==> flow/design.v <==
module JAM (
input CLK,
input RST,
output reg [2:0] W,
output reg [2:0] J,
input [6:0] Cost,
output reg [3:0] MatchCount,
output reg [9:0] MinCost,
output reg Valid );
reg [2:0] n_state;
reg [2:0] c_state;
reg [2:0] max_index;
reg [2:0] max;
reg [2:0] sortlist [0:7];
reg directions [0:7];
reg sortable;
reg [2:0] list_index;
reg [9:0] cost_sum;
reg [9:0] cost_min;
parameter IDLE          = 3'd0,
          CAL_COST      = 3'd1,
          MIN_CONFIRM   = 3'd2,
          MOVE          = 3'd3,
          FIN           = 3'd4
;
always@(posedge CLK or posedge RST) begin
    if (RST) c_state <= IDLE;
    else c_state <= n_state;
end
always@(*) begin
    case(c_state)
        IDLE : n_state = CAL_COST;
        CAL_COST : n_state = (W == 3'd7) ? MIN_CONFIRM : c_state;
        MIN_CONFIRM : n_state = MOVE;
        MOVE : n_state = (sortable == 1'b0) ? FIN : CAL_COST;
        default : n_state = c_state;
    endcase
end
always @(posedge CLK or posedge RST) begin
    if(RST) list_index <= 3'd0;
    else if(n_state == CAL_COST) list_index <= list_index + 3'd1;
    else list_index <= 3'd0;
end
always @(posedge CLK or posedge RST) begin
    if(RST)begin
        sortlist[0] <= 3'd0;
        sortlist[1] <= 3'd1;
        sortlist[2] <= 3'd2;
        sortlist[3] <= 3'd3;
        sortlist[4] <= 3'd4;
        sortlist[5] <= 3'd5;
        sortlist[6] <= 3'd6;
        sortlist[7] <= 3'd7;
    end
    else if(c_state == MOVE && sortable == 1'b1)begin
        if(directions[sortlist[max_index]] == 1'b0)begin
            sortlist[max_index] <= sortlist[max_index-1];
            sortlist[max_index-1] <= sortlist[max_index];
        end
        else if(directions[sortlist[max_index]] == 1'b1)begin
            sortlist[max_index] <= sortlist[max_index+1];
            sortlist[max_index+1] <= sortlist[max_index];
        end
    end
end
always @(posedge CLK or posedge RST) begin
    if(RST)begin
        directions[0] <= 1'b0;
        directions[1] <= 1'b0;
        directions[2] <= 1'b0;
        directions[3] <= 1'b0;
        directions[4] <= 1'b0;
        directions[5] <= 1'b0;
        directions[6] <= 1'b0;
        directions[7] <= 1'b0;
    end
    else if(c_state == MOVE && sortable == 1'b1)begin
        directions[sortlist[0]] <= (sortlist[max_index] < sortlist[0]) ? ~directions[sortlist[0]] : directions[sortlist[0]];
        directions[sortlist[1]] <= (sortlist[max_index] < sortlist[1]) ? ~directions[sortlist[1]] : directions[sortlist[1]];
        directions[sortlist[2]] <= (sortlist[max_index] < sortlist[2]) ? ~directions[sortlist[2]] : directions[sortlist[2]];
        directions[sortlist[3]] <= (sortlist[max_index] < sortlist[3]) ? ~directions[sortlist[3]] : directions[sortlist[3]];
        directions[sortlist[4]] <= (sortlist[max_index] < sortlist[4]) ? ~directions[sortlist[4]] : directions[sortlist[4]];
        directions[sortlist[5]] <= (sortlist[max_index] < sortlist[5]) ? ~directions[sortlist[5]] : directions[sortlist[5]];
        directions[sortlist[6]] <= (sortlist[max_index] < sortlist[6]) ? ~directions[sortlist[6]] : directions[sortlist[6]];
        directions[sortlist[7]] <= (sortlist[max_index] < sortlist[7]) ? ~directions[sortlist[7]] : directions[sortlist[7]];
    end
end
always @(*) begin
    begin
        max_index = 3'd0;
        max = 3'd0;
        if(max < sortlist[0] && (directions[sortlist[0]] == 1'b1 && sortlist[0] > sortlist[1]))begin
            max = sortlist[0];
            max_index = 3'd0;
        end
        if(max < sortlist[1] &&((directions[sortlist[1]] == 1'b0 && sortlist[1] > sortlist[0])||(directions[sortlist[1]] == 1'b1 && sortlist[1] > sortlist[2])))begin
            max = sortlist[1];
            max_index = 3'd1;
        end
        if(max < sortlist[2] &&((directions[sortlist[2]] == 1'b0 && sortlist[2] > sortlist[1])||(directions[sortlist[2]] == 1'b1 && sortlist[2] > sortlist[3])))begin
            max = sortlist[2];
            max_index = 3'd2;
        end
        if(max < sortlist[3] &&((directions[sortlist[3]] == 1'b0 && sortlist[3] > sortlist[2])||(directions[sortlist[3]] == 1'b1 && sortlist[3] > sortlist[4])))begin
            max = sortlist[3];
            max_index = 3'd3;
        end
        if(max < sortlist[4] &&((directions[sortlist[4]] == 1'b0 && sortlist[4] > sortlist[3])||(directions[sortlist[4]] == 1'b1 && sortlist[4] > sortlist[5])))begin
            max = sortlist[4];
            max_index = 3'd4;
        end
        if(max < sortlist[5] &&((directions[sortlist[5]] == 1'b0 && sortlist[5] > sortlist[4])||(directions[sortlist[5]] == 1'b1 && sortlist[5] > sortlist[6])))begin
            max = sortlist[5];
            max_index = 3'd5;
        end
        if(max < sortlist[6] &&((directions[sortlist[6]] == 1'b0 && sortlist[6] > sortlist[5])||(directions[sortlist[6]] == 1'b1 && sortlist[6] > sortlist[7])))begin
            max = sortlist[6];
            max_index = 3'd6;
        end
        if(max < sortlist[7] &&((directions[sortlist[7]] == 1'b0 && sortlist[7] > sortlist[6])))begin
            max = sortlist[7];
            max_index = 3'd7;
        end
    end
end
always @(*) begin
    sortable = 1'b0;
    sortable = ( directions[sortlist[0]] == 1'b1 && sortlist[0] > sortlist[1]) ? 1'b1 : sortable;
    sortable = ((directions[sortlist[1]] == 1'b0 && sortlist[1] > sortlist[0])||(directions[sortlist[1]] == 1'b1 && sortlist[1] > sortlist[2])) ? 1'b1 : sortable;
    sortable = ((directions[sortlist[2]] == 1'b0 && sortlist[2] > sortlist[1])||(directions[sortlist[2]] == 1'b1 && sortlist[2] > sortlist[3])) ? 1'b1 : sortable;
    sortable = ((directions[sortlist[3]] == 1'b0 && sortlist[3] > sortlist[2])||(directions[sortlist[3]] == 1'b1 && sortlist[3] > sortlist[4])) ? 1'b1 : sortable;
    sortable = ((directions[sortlist[4]] == 1'b0 && sortlist[4] > sortlist[3])||(directions[sortlist[4]] == 1'b1 && sortlist[4] > sortlist[5])) ? 1'b1 : sortable;
    sortable = ((directions[sortlist[5]] == 1'b0 && sortlist[5] > sortlist[4])||(directions[sortlist[5]] == 1'b1 && sortlist[5] > sortlist[6])) ? 1'b1 : sortable;
    sortable = ((directions[sortlist[6]] == 1'b0 && sortlist[6] > sortlist[5])||(directions[sortlist[6]] == 1'b1 && sortlist[6] > sortlist[7])) ? 1'b1 : sortable;
    sortable = ( directions[sortlist[7]] == 1'b0 && sortlist[7] > sortlist[6]) ? 1'b1 : sortable;
end
always @(posedge CLK or posedge RST) begin
    if(RST) W <= 3'd0;
    else if(c_state == CAL_COST) W <= list_index;
end
always @(*) begin
    J = sortlist[W];
end
always @(posedge CLK or posedge RST) begin
    if(RST) cost_sum <= 10'd0;
    else if(c_state == CAL_COST) cost_sum <= cost_sum + Cost;
    else cost_sum <= 10'd0;
end
always @(posedge CLK or posedge RST) begin
    if(RST) cost_min <= 10'd1023;
    else if(c_state == MIN_CONFIRM) cost_min <= (cost_min > cost_sum) ? cost_sum : cost_min;
end
always @(posedge CLK or posedge RST) begin
    if(RST) MinCost <= 10'd0;
    else if(c_state == FIN) MinCost <= cost_min;
end
always @(posedge CLK or posedge RST) begin
    if(RST) MatchCount <= 4'd0;
    else if(c_state == MIN_CONFIRM)begin
        if(cost_min > cost_sum) MatchCount <= 4'd1;
        else if(cost_min == cost_sum) MatchCount <= MatchCount + 4'd1;
    end
end
always @(posedge CLK or posedge RST) begin
    if(RST) Valid <= 1'b0;
    else if(c_state == FIN) Valid <= 1'b1;
end
endmodule
; ---- From RTL to reports: JAM
; Tool output for the design above before and after an edit, in the order of the flow.
; Lines under "orig" count in the file above, lines under "edited" in the edited file.
; "delta": "edited" minus "orig" as printed here. "change_rel_pct": 100 x difference / "orig".
; Cell names lack the library's common part.
; The mark -- stands for no value.
[inputs]
top_module = JAM
clock_port = CLK
library = sky130hd
lib_corner = tt_025C_1v80

; ---- The edit
; Unified diff, file above to edited file.
; The edit is scripted: it alters the design's behaviour and was not made to optimise anything.
; begin of diff
@@ -16,5 +16,5 @@
 reg sortable;
 reg [2:0] list_index;
-reg [9:0] cost_sum;
+reg [7:0] cost_sum;
 reg [9:0] cost_min;
 parameter IDLE          = 3'd0,
; end of diff

; ---- After elaboration
; Counts by Yosys on the flattened word-level netlist (proc, flatten, opt, wreduce). Print and check cells are left out. Cells with the same type and inputs are merged into one.
[bits]
columns = element, orig, edited, delta, change_rel_pct
row1 = output_inout_bits, 21, 21, 0, 0.00
row2 = input_bits, 9, 9, 0, 0.00
row3 = ff_bits, 76, 74, -2, -2.63
[classes]
columns = element, orig, edited, delta, change_rel_pct
row1 = mux, 185, 185, 0, 0.00
row2 = equal, 113, 113, 0, 0.00
row3 = cmp, 31, 31, 0, 0.00
row4 = addsub, 5, 5, 0, 0.00
row5 = n_reduce_logical, 79, 79, 0, 0.00
row6 = n_logic, 15, 15, 0, 0.00
[op_table]
columns = operator, orig, edited, delta, change_rel_pct
row1 = 10-bit by 7-bit adder with 10-bit output, 1, 0, -1, -100.00
row2 = 10-bit == test, 1, 0, -1, -100.00
row3 = 10-bit greater-than comparator, 1, 0, -1, -100.00
row4 = 10-bit two-way mux, 1, 0, -1, -100.00
row5 = 8-bit by 7-bit adder with 8-bit output, 0, 1, 1, --
row6 = 10-bit by 8-bit == test with 1-bit output, 0, 1, 1, --
row7 = 10-bit by 8-bit greater-than comparator with 1-bit output, 0, 1, 1, --
row8 = 8-bit two-way mux, 0, 1, 1, --
row9 = 1-bit two-way mux, 92, 92, 0, 0.00
row10 = 3-bit two-way mux, 67, 67, 0, 0.00
row11 = 3-bit == test with constant B, 57, 57, 0, 0.00
row12 = 3-bit by 2-bit == test with 1-bit output with constant B, 30, 30, 0, 0.00
row13 = 1-bit logical AND, 23, 23, 0, 0.00
row14 = 3-bit by 1-bit == test with 1-bit output with constant B, 16, 16, 0, 0.00
row15 = 3-bit logical NOT, 15, 15, 0, 0.00
row16 = 3-bit less-than comparator, 15, 15, 0, 0.00
row17 = 1-bit NOT, 15, 15, 0, 0.00
row18 = 3-bit greater-than comparator, 14, 14, 0, 0.00
row19 = 1-bit parallel mux with 8-bit select, 10, 10, 0, 0.00
row20 = 2-bit AND reduction, 10, 10, 0, 0.00
row21 = 1-bit parallel mux with 7-bit select, 8, 8, 0, 0.00
row22 = 4-bit AND reduction, 8, 8, 0, 0.00
row23 = 3-bit nonzero test, 8, 8, 0, 0.00
row24 = 8-bit nonzero test, 8, 8, 0, 0.00
row25 = 3-bit by 1-bit inequality test with 1-bit output with constant B, 7, 7, 0, 0.00
row26 = 1-bit logical OR, 6, 6, 0, 0.00
row27 = 3-bit parallel mux with 8-bit select, 4, 4, 0, 0.00
row28 = 3-bit by 1-bit adder with 3-bit output with constant B, 2, 2, 0, 0.00
; Not every row of either side is listed.

; ---- Depth
; Yosys ltp: most cells in a row. Word level: on the elaborated netlist, between registers, memories and ports. Mapped: between sequential cells and ports; inverters and the memories' decode and read muxes count.
[depth]
columns = element, orig, edited, delta, change_rel_pct
row1 = word_depth, 40, 40, 0, 0.00
row2 = abc_area, 0, 0, --, --
row3 = depth_mapped, 72, 78, 6, 8.33
row4 = mapped_depth_nobuf, 68, 73, 5, 7.35

; ---- Mapped cells and area
; Source: synth_stat.txt of the flow (Yosys; design flattened, memories mapped). It holds for the ABC_AREA given above (unset counts as 0); a run with the other value may have another netlist.
[types]
columns = cell_type, orig, edited, delta, change_rel_pct
row1 = nand3_1, 50, 69, 19, 38.00
row2 = nor2_1, 72, 88, 16, 22.22
row3 = a222oi_1, 17, 1, -16, -94.12
row4 = clkbuf_1, 50, 35, -15, -30.00
row5 = o21a_1, 14, 22, 8, 57.14
row6 = a22oi_1, 13, 5, -8, -61.54
row7 = nand3b_1, 6, 14, 8, 133.33
row8 = nand2b_1, 19, 12, -7, -36.84
row9 = buf_4, 2, 9, 7, 350.00
row10 = o211ai_1, 15, 21, 6, 40.00
row11 = a211oi_1, 14, 20, 6, 42.86
row12 = xnor2_1, 13, 7, -6, -46.15
row13 = a21boi_0, 6, 0, -6, -100.00
row14 = a221oi_1, 6, 12, 6, 100.00
row15 = buf_6, 3, 9, 6, 200.00
row16 = a2111oi_0, 0, 6, 6, --
row17 = a21o_1, 21, 16, -5, -23.81
row18 = buf_2, 9, 14, 5, 55.56
; Not every row of either side is listed.
[synth_totals]
columns = element, orig, edited, delta, change_rel_pct
row1 = stdcells, 1158, 1202, 44, 3.80
row2 = mapped_area_um2, 9207.6, 9550.4, 342.8, 3.72
row3 = seq_area_um2, 1980.6, 1879.3, -101.3, -5.11
row4 = flip_flops, 78, 74, -4, -5.13

; ---- Timing after synthesis
; OpenSTA on the mapped netlist: ideal clock, no wires. The path of least setup slack (recovery checks aside). Input and output delay are each 20% of the period. Register names are those of the netlist, which keeps one name where synthesis merged equal registers.
[synth_path]
columns = element, orig, edited, delta, change_rel_pct
row1 = path_type, reg2reg, reg2reg, --, --
row2 = start, register sortlist[0][2], register sortlist[0][1], --, --
row3 = end, register directions[7], register directions[0], --, --
row4 = path_slack_ps, 902, 538, -364, --
row5 = setup_time_ps, 90, 88, -2, --
row6 = t_first_pin_ps, 0, 0, 0, --
row7 = required_time_ps, 15910, 15912, 2, 0.01
row8 = clock_period_ps, 16000, 16000, 0, 0.00
row9 = t_arrival_ps, 15008, 15374, 366, 2.44
row10 = path_delay_ps, 15098, 15462, 364, 2.41
row11 = stages, 69, 71, 2, 2.90
row12 = synth_period_reached_ps, 15098, 15462, 364, 2.41
; "path_delay_ps" is the arrival time less input delay plus setup time.
; "stages": output pins that drive a net of the path, with the launching flip-flop's if there is one; two outputs of one cell count as two.
; "synth_period_reached_ps" is the clock period less the worst setup slack; recovery checks do not enter. This is arithmetic on one report: input and output delays are still those of the set period (20% each).
; The rows between start and end are the longest chain of elaborated cells between them; the timing report does not say that the signal goes this way. Where chains are equally long, one stands for them.
; A line is the first line of the expression or statement that the cell stems from. Yosys adds cells for indexed reads and writes and turns some case tables into memories.
; A register here has more assigning lines than the two given.
; Where a signal picks the word or bit written, the line may be left out of the assigning lines.
[synth_between_orig]
path_cell_list = dfrtp_1 -> clkbuf_1 -> mux2i_1 -> o211ai_1 -> o21ai_0 -> nor2_1 -> nor2_1 -> a21oi_1 -> and3_1 -> ha_1 -> a21oi_1 -> nand3_1 -> mux2i_1 -> nand2_1 -> mux2_2 -> ha_1 -> o21a_1 -> a211oi_1 -> [33 not listed] -> nand4_1 -> a31oi_1 -> nor2b_1 -> a211oi_4 -> nor4_1 -> ha_1 -> a222oi_1 -> a31o_1 -> buf_4 -> clkinv_1 -> ha_1 -> nor3_1 -> o21ai_0 -> nand2_1 -> a311oi_1 -> a41oi_1 -> or4_1 -> o221ai_1
elab_chain_len = 39
cone_cells = 106
cone_classes = 18 x compare; 14 x eq/ne; 50 x mux; 8 x logic; 16 x reduce/logical
[synth_rtl_orig]
columns = element, line
row1 = "start, declared", 14  ; reg [2:0] sortlist [0:7];
row2 = "start, assigned", 57  ; sortlist[max_index] <= sortlist[max_index-1];
row3 = "start, assigned", 61  ; sortlist[max_index] <= sortlist[max_index+1];
row4 = 3-bit == test, 92  ; if(max < sortlist[0] && (directions[sortlist[0]] == 1'b1 && sortlist[0] > sortlist[1]))begin
row5 = 1-bit parallel mux with 8-bit select, 92
row6 = 1-bit logical AND x2, 92
row7 = 3-bit two-way mux, 92
row8 = 3-bit less-than comparator, 96  ; if(max < sortlist[1] &&((directions[sortlist[1]] == 1'b0 && sortlist[1] > sortlist[0])||(directions[sortlist[1 ...
row9 = 1-bit logical AND, 96
row10 = 3-bit two-way mux, 96
row11 = [24 not listed], --
row12 = 1-bit two-way mux, 79  ; directions[sortlist[1]] <= (sortlist[max_index] < sortlist[1]) ? ~directions[sortlist[1]] : directions[sortlis ...
row13 = 1-bit two-way mux, 80  ; directions[sortlist[2]] <= (sortlist[max_index] < sortlist[2]) ? ~directions[sortlist[2]] : directions[sortlis ...
row14 = 1-bit two-way mux, 81  ; directions[sortlist[3]] <= (sortlist[max_index] < sortlist[3]) ? ~directions[sortlist[3]] : directions[sortlis ...
row15 = 1-bit two-way mux, 82  ; directions[sortlist[4]] <= (sortlist[max_index] < sortlist[4]) ? ~directions[sortlist[4]] : directions[sortlis ...
row16 = 1-bit two-way mux, 83  ; directions[sortlist[5]] <= (sortlist[max_index] < sortlist[5]) ? ~directions[sortlist[5]] : directions[sortlis ...
row17 = 1-bit two-way mux, 84  ; directions[sortlist[6]] <= (sortlist[max_index] < sortlist[6]) ? ~directions[sortlist[6]] : directions[sortlis ...
row18 = 1-bit two-way mux, 85  ; directions[sortlist[7]] <= (sortlist[max_index] < sortlist[7]) ? ~directions[sortlist[7]] : directions[sortlis ...
row19 = "end, assigned", 84
row20 = "end, assigned", 85
row21 = "end, declared", 15  ; reg directions [0:7];
[synth_between_edited]
path_cell_list = dfrtp_1 -> inv_1 -> ha_1 -> nor2b_1 -> o21ai_0 -> nand2_1 -> nor2b_1 -> and2_1 -> ha_1 -> a21o_1 -> a311o_1 -> mux2_2 -> ha_1 -> o21a_1 -> or2_2 -> a2111o_1 -> mux2_2 -> ha_1 -> [35 not listed] -> nand3_1 -> o21ai_1 -> a31oi_1 -> a211oi_1 -> ha_1 -> a32oi_2 -> a22o_1 -> clkbuf_1 -> nand2_1 -> ha_1 -> or4_1 -> o311ai_0 -> a311oi_1 -> nor3_1 -> a211oi_1 -> a221o_1 -> a221o_1 -> a41oi_1
elab_chain_len = 39
cone_cells = 106
cone_classes = 18 x compare; 14 x eq/ne; 50 x mux; 8 x logic; 16 x reduce/logical
[synth_rtl_edited]
columns = element, line
row1 = "start, declared", 14  ; reg [2:0] sortlist [0:7];
row2 = "start, assigned", 57  ; sortlist[max_index] <= sortlist[max_index-1];
row3 = "start, assigned", 61  ; sortlist[max_index] <= sortlist[max_index+1];
row4 = 3-bit == test, 92  ; if(max < sortlist[0] && (directions[sortlist[0]] == 1'b1 && sortlist[0] > sortlist[1]))begin
row5 = 1-bit parallel mux with 8-bit select, 92
row6 = 1-bit logical AND x2, 92
row7 = 3-bit two-way mux, 92
row8 = 3-bit less-than comparator, 96  ; if(max < sortlist[1] &&((directions[sortlist[1]] == 1'b0 && sortlist[1] > sortlist[0])||(directions[sortlist[1 ...
row9 = 1-bit logical AND, 96
row10 = 3-bit two-way mux, 96
row11 = [24 not listed], --
row12 = 1-bit two-way mux, 79  ; directions[sortlist[1]] <= (sortlist[max_index] < sortlist[1]) ? ~directions[sortlist[1]] : directions[sortlis ...
row13 = 1-bit two-way mux, 80  ; directions[sortlist[2]] <= (sortlist[max_index] < sortlist[2]) ? ~directions[sortlist[2]] : directions[sortlis ...
row14 = 1-bit two-way mux, 81  ; directions[sortlist[3]] <= (sortlist[max_index] < sortlist[3]) ? ~directions[sortlist[3]] : directions[sortlis ...
row15 = 1-bit two-way mux, 82  ; directions[sortlist[4]] <= (sortlist[max_index] < sortlist[4]) ? ~directions[sortlist[4]] : directions[sortlis ...
row16 = 1-bit two-way mux, 83  ; directions[sortlist[5]] <= (sortlist[max_index] < sortlist[5]) ? ~directions[sortlist[5]] : directions[sortlis ...
row17 = 1-bit two-way mux, 84  ; directions[sortlist[6]] <= (sortlist[max_index] < sortlist[6]) ? ~directions[sortlist[6]] : directions[sortlis ...
row18 = 1-bit two-way mux, 85  ; directions[sortlist[7]] <= (sortlist[max_index] < sortlist[7]) ? ~directions[sortlist[7]] : directions[sortlis ...
row19 = "end, assigned", 84
row20 = "end, assigned", 85
row21 = "end, declared", 15  ; reg directions [0:7];

; ---- Path in the finished layout
; Path of least setup slack in the final report of each run of pair A (OpenROAD, finished layout, wires in). Where an end is a register, its clock arrival counts in the times.
; The report prints the path's times to 10 ps; the period is as set.
[layout_path]
columns = element, orig, edited, delta, change_rel_pct
row1 = path_type, reg2reg, reg2reg, --, --
row2 = start, register sortlist[0][2], register sortlist[0][0], --, --
row3 = end, register directions[7], register directions[1], --, --
row4 = t_first_pin_ps, 340, 350, 10, 2.94
row5 = stages, 66, 69, 3, 4.55
row6 = clock_period_ps, 16000, 16000, 0, 0.00
row7 = path_slack_ps, 910, 660, -250, --
row8 = setup_time_ps, 80, 50, -30, --
row9 = t_arrival_ps, 15350, 15640, 290, 1.89
row10 = required_time_ps, 16260, 16300, 40, 0.25
; The rows between start and end are the longest chain of elaborated cells between them; the timing report does not say that the signal goes this way. Where chains are equally long, one stands for them.
; A register here has more assigning lines than the two given.
; Where a signal picks the word or bit written, the line may be left out of the assigning lines.
[layout_between_orig]
path_cell_list = dfrtp_4 -> inv_1 -> ha_1 -> a21oi_1 -> and2_1 -> and3_1 -> ha_1 -> a21oi_2 -> nand3_1 -> mux2i_2 -> nand2_2 -> mux2_2 -> ha_1 -> o21a_1 -> a211oi_2 -> a21oi_1 -> o21ai_1 -> ha_1 -> [30 not listed] -> nor2b_1 -> a211oi_4 -> nor4_1 -> buf_4 -> ha_1 -> a222oi_1 -> a31o_2 -> clkinvlp_4 -> buf_4 -> ha_1 -> nor3_1 -> o21ai_0 -> nand2_1 -> a311oi_1 -> buf_4 -> a41oi_1 -> or4_1 -> o221ai_1
elab_chain_len = 39
cone_cells = 106
cone_classes = 18 x compare; 14 x eq/ne; 50 x mux; 8 x logic; 16 x reduce/logical
[layout_rtl_orig]
columns = element, line
row1 = "start, declared", 14  ; reg [2:0] sortlist [0:7];
row2 = "start, assigned", 57  ; sortlist[max_index] <= sortlist[max_index-1];
row3 = "start, assigned", 61  ; sortlist[max_index] <= sortlist[max_index+1];
row4 = 3-bit == test, 92  ; if(max < sortlist[0] && (directions[sortlist[0]] == 1'b1 && sortlist[0] > sortlist[1]))begin
row5 = 1-bit parallel mux with 8-bit select, 92
row6 = 1-bit logical AND x2, 92
row7 = 3-bit two-way mux, 92
row8 = 3-bit less-than comparator, 96  ; if(max < sortlist[1] &&((directions[sortlist[1]] == 1'b0 && sortlist[1] > sortlist[0])||(directions[sortlist[1 ...
row9 = 1-bit logical AND, 96
row10 = 3-bit two-way mux, 96
row11 = [24 not listed], --
row12 = 1-bit two-way mux, 79  ; directions[sortlist[1]] <= (sortlist[max_index] < sortlist[1]) ? ~directions[sortlist[1]] : directions[sortlis ...
row13 = 1-bit two-way mux, 80  ; directions[sortlist[2]] <= (sortlist[max_index] < sortlist[2]) ? ~directions[sortlist[2]] : directions[sortlis ...
row14 = 1-bit two-way mux, 81  ; directions[sortlist[3]] <= (sortlist[max_index] < sortlist[3]) ? ~directions[sortlist[3]] : directions[sortlis ...
row15 = 1-bit two-way mux, 82  ; directions[sortlist[4]] <= (sortlist[max_index] < sortlist[4]) ? ~directions[sortlist[4]] : directions[sortlis ...
row16 = 1-bit two-way mux, 83  ; directions[sortlist[5]] <= (sortlist[max_index] < sortlist[5]) ? ~directions[sortlist[5]] : directions[sortlis ...
row17 = 1-bit two-way mux, 84  ; directions[sortlist[6]] <= (sortlist[max_index] < sortlist[6]) ? ~directions[sortlist[6]] : directions[sortlis ...
row18 = 1-bit two-way mux, 85  ; directions[sortlist[7]] <= (sortlist[max_index] < sortlist[7]) ? ~directions[sortlist[7]] : directions[sortlis ...
row19 = "end, assigned", 84
row20 = "end, assigned", 85
row21 = "end, declared", 15  ; reg directions [0:7];
[layout_between_edited]
path_cell_list = dfrtp_2 -> buf_4 -> o32ai_1 -> a21oi_1 -> o21ai_0 -> nor2b_2 -> and2_1 -> ha_2 -> a21o_1 -> a311o_1 -> mux2_2 -> ha_1 -> o21a_1 -> or2_2 -> a2111o_1 -> mux2_2 -> ha_1 -> o21a_1 -> [33 not listed] -> nand3_1 -> o21ai_1 -> a31oi_1 -> a211oi_1 -> buf_4 -> ha_2 -> a32oi_2 -> a22o_4 -> nand2_1 -> buf_4 -> ha_1 -> or2_2 -> a21oi_1 -> a21oi_1 -> xor2_1 -> a22oi_1 -> o21ai_0 -> mux2_2
elab_chain_len = 39
cone_cells = 106
cone_classes = 18 x compare; 14 x eq/ne; 50 x mux; 8 x logic; 16 x reduce/logical
[layout_rtl_edited]
columns = element, line
row1 = "start, declared", 14  ; reg [2:0] sortlist [0:7];
row2 = "start, assigned", 57  ; sortlist[max_index] <= sortlist[max_index-1];
row3 = "start, assigned", 61  ; sortlist[max_index] <= sortlist[max_index+1];
row4 = 3-bit == test, 92  ; if(max < sortlist[0] && (directions[sortlist[0]] == 1'b1 && sortlist[0] > sortlist[1]))begin
row5 = 1-bit parallel mux with 8-bit select, 92
row6 = 1-bit logical AND x2, 92
row7 = 3-bit two-way mux, 92
row8 = 3-bit less-than comparator, 96  ; if(max < sortlist[1] &&((directions[sortlist[1]] == 1'b0 && sortlist[1] > sortlist[0])||(directions[sortlist[1 ...
row9 = 1-bit logical AND, 96
row10 = 3-bit two-way mux, 96
row11 = [24 not listed], --
row12 = 1-bit two-way mux, 79  ; directions[sortlist[1]] <= (sortlist[max_index] < sortlist[1]) ? ~directions[sortlist[1]] : directions[sortlis ...
row13 = 1-bit two-way mux, 80  ; directions[sortlist[2]] <= (sortlist[max_index] < sortlist[2]) ? ~directions[sortlist[2]] : directions[sortlis ...
row14 = 1-bit two-way mux, 81  ; directions[sortlist[3]] <= (sortlist[max_index] < sortlist[3]) ? ~directions[sortlist[3]] : directions[sortlis ...
row15 = 1-bit two-way mux, 82  ; directions[sortlist[4]] <= (sortlist[max_index] < sortlist[4]) ? ~directions[sortlist[4]] : directions[sortlis ...
row16 = 1-bit two-way mux, 83  ; directions[sortlist[5]] <= (sortlist[max_index] < sortlist[5]) ? ~directions[sortlist[5]] : directions[sortlis ...
row17 = 1-bit two-way mux, 84  ; directions[sortlist[6]] <= (sortlist[max_index] < sortlist[6]) ? ~directions[sortlist[6]] : directions[sortlis ...
row18 = 1-bit two-way mux, 85  ; directions[sortlist[7]] <= (sortlist[max_index] < sortlist[7]) ? ~directions[sortlist[7]] : directions[sortlis ...
row19 = "end, assigned", 84
row20 = "end, assigned", 85
row21 = "end, declared", 15  ; reg directions [0:7];

; ---- Layout results
; Both versions went through the flow (Yosys, OpenROAD) with the same settings in each pair. Constraints: input delay and output delay 20% of the set period each, output load 0.01 pF.
[settings_pair_A]
CORE_UTILIZATION = 40
period_ns = 16.0
CAP_MARGIN = 20
CORE_MARGIN = 2
SLEW_MARGIN = 20
[results_pair_A]
columns = element, orig, edited, delta, change_rel_pct
row1 = worst_setup_slack_ps, 906, 661, -245, --
row2 = totalPower_w, 0.0006348, 0.000607, -0.0000278, -4.38
row3 = final_hold_ws_ps, 449, 459, 10, --
row4 = util_frac, 0.456, 0.464, 0.008, --
row5 = finalCellArea_um2, 10324.9, 10901.7, 576.8, 5.59
row6 = period_less_ws_ps, 15094, 15339, 245, 1.62
row7 = tns_ps, 0, 0, 0, --
row8 = design.die.area_um2, 24248.7, 25128.6, 879.9, 3.63
row9 = yosys_chip_area_um2, 9207.6, 9550.4, 342.8, 3.72
[settings_pair_B]
ABC_AREA = 1
CELL_PAD_IN_SITES_DETAIL_PLACEMENT = 2
CORE_ASPECT_RATIO = 0.57
CORE_MARGIN = 9
CORE_UTILIZATION = 33
CTS_CLUSTER_DIAMETER = 79
CTS_CLUSTER_SIZE = 61
GPL_ROUTABILITY_DRIVEN = 1
MIN_ROUTING_LAYER = met1
PLACE_DENSITY = 0.49
SLEW_MARGIN = 0
period_ns = 8.85
CAP_MARGIN = 20
[results_pair_B]
columns = element, orig, edited
row1 = worst_setup_slack_ps, -2376, --
row2 = totalPower_w, 0.001287, --
row3 = final_hold_ws_ps, 490, --
row4 = util_frac, 0.506, --
row5 = finalCellArea_um2, 13513.0, --
row6 = period_less_ws_ps, 11226, --
row7 = tns_ps, -68148, --
row8 = design.die.area_um2, 33756.0, --
row9 = yosys_chip_area_um2, 8993.6, --
; pair B, edited: stopped before the end: routing reported ODB-0269.
; By "period_less_ws_ps" is meant the clock period of the run minus its worst setup slack. This is arithmetic on one report: input and output delays are still those of the set period (20% each).
; "totalPower_w": no workload was simulated; the value follows from the tool's default switching activity.
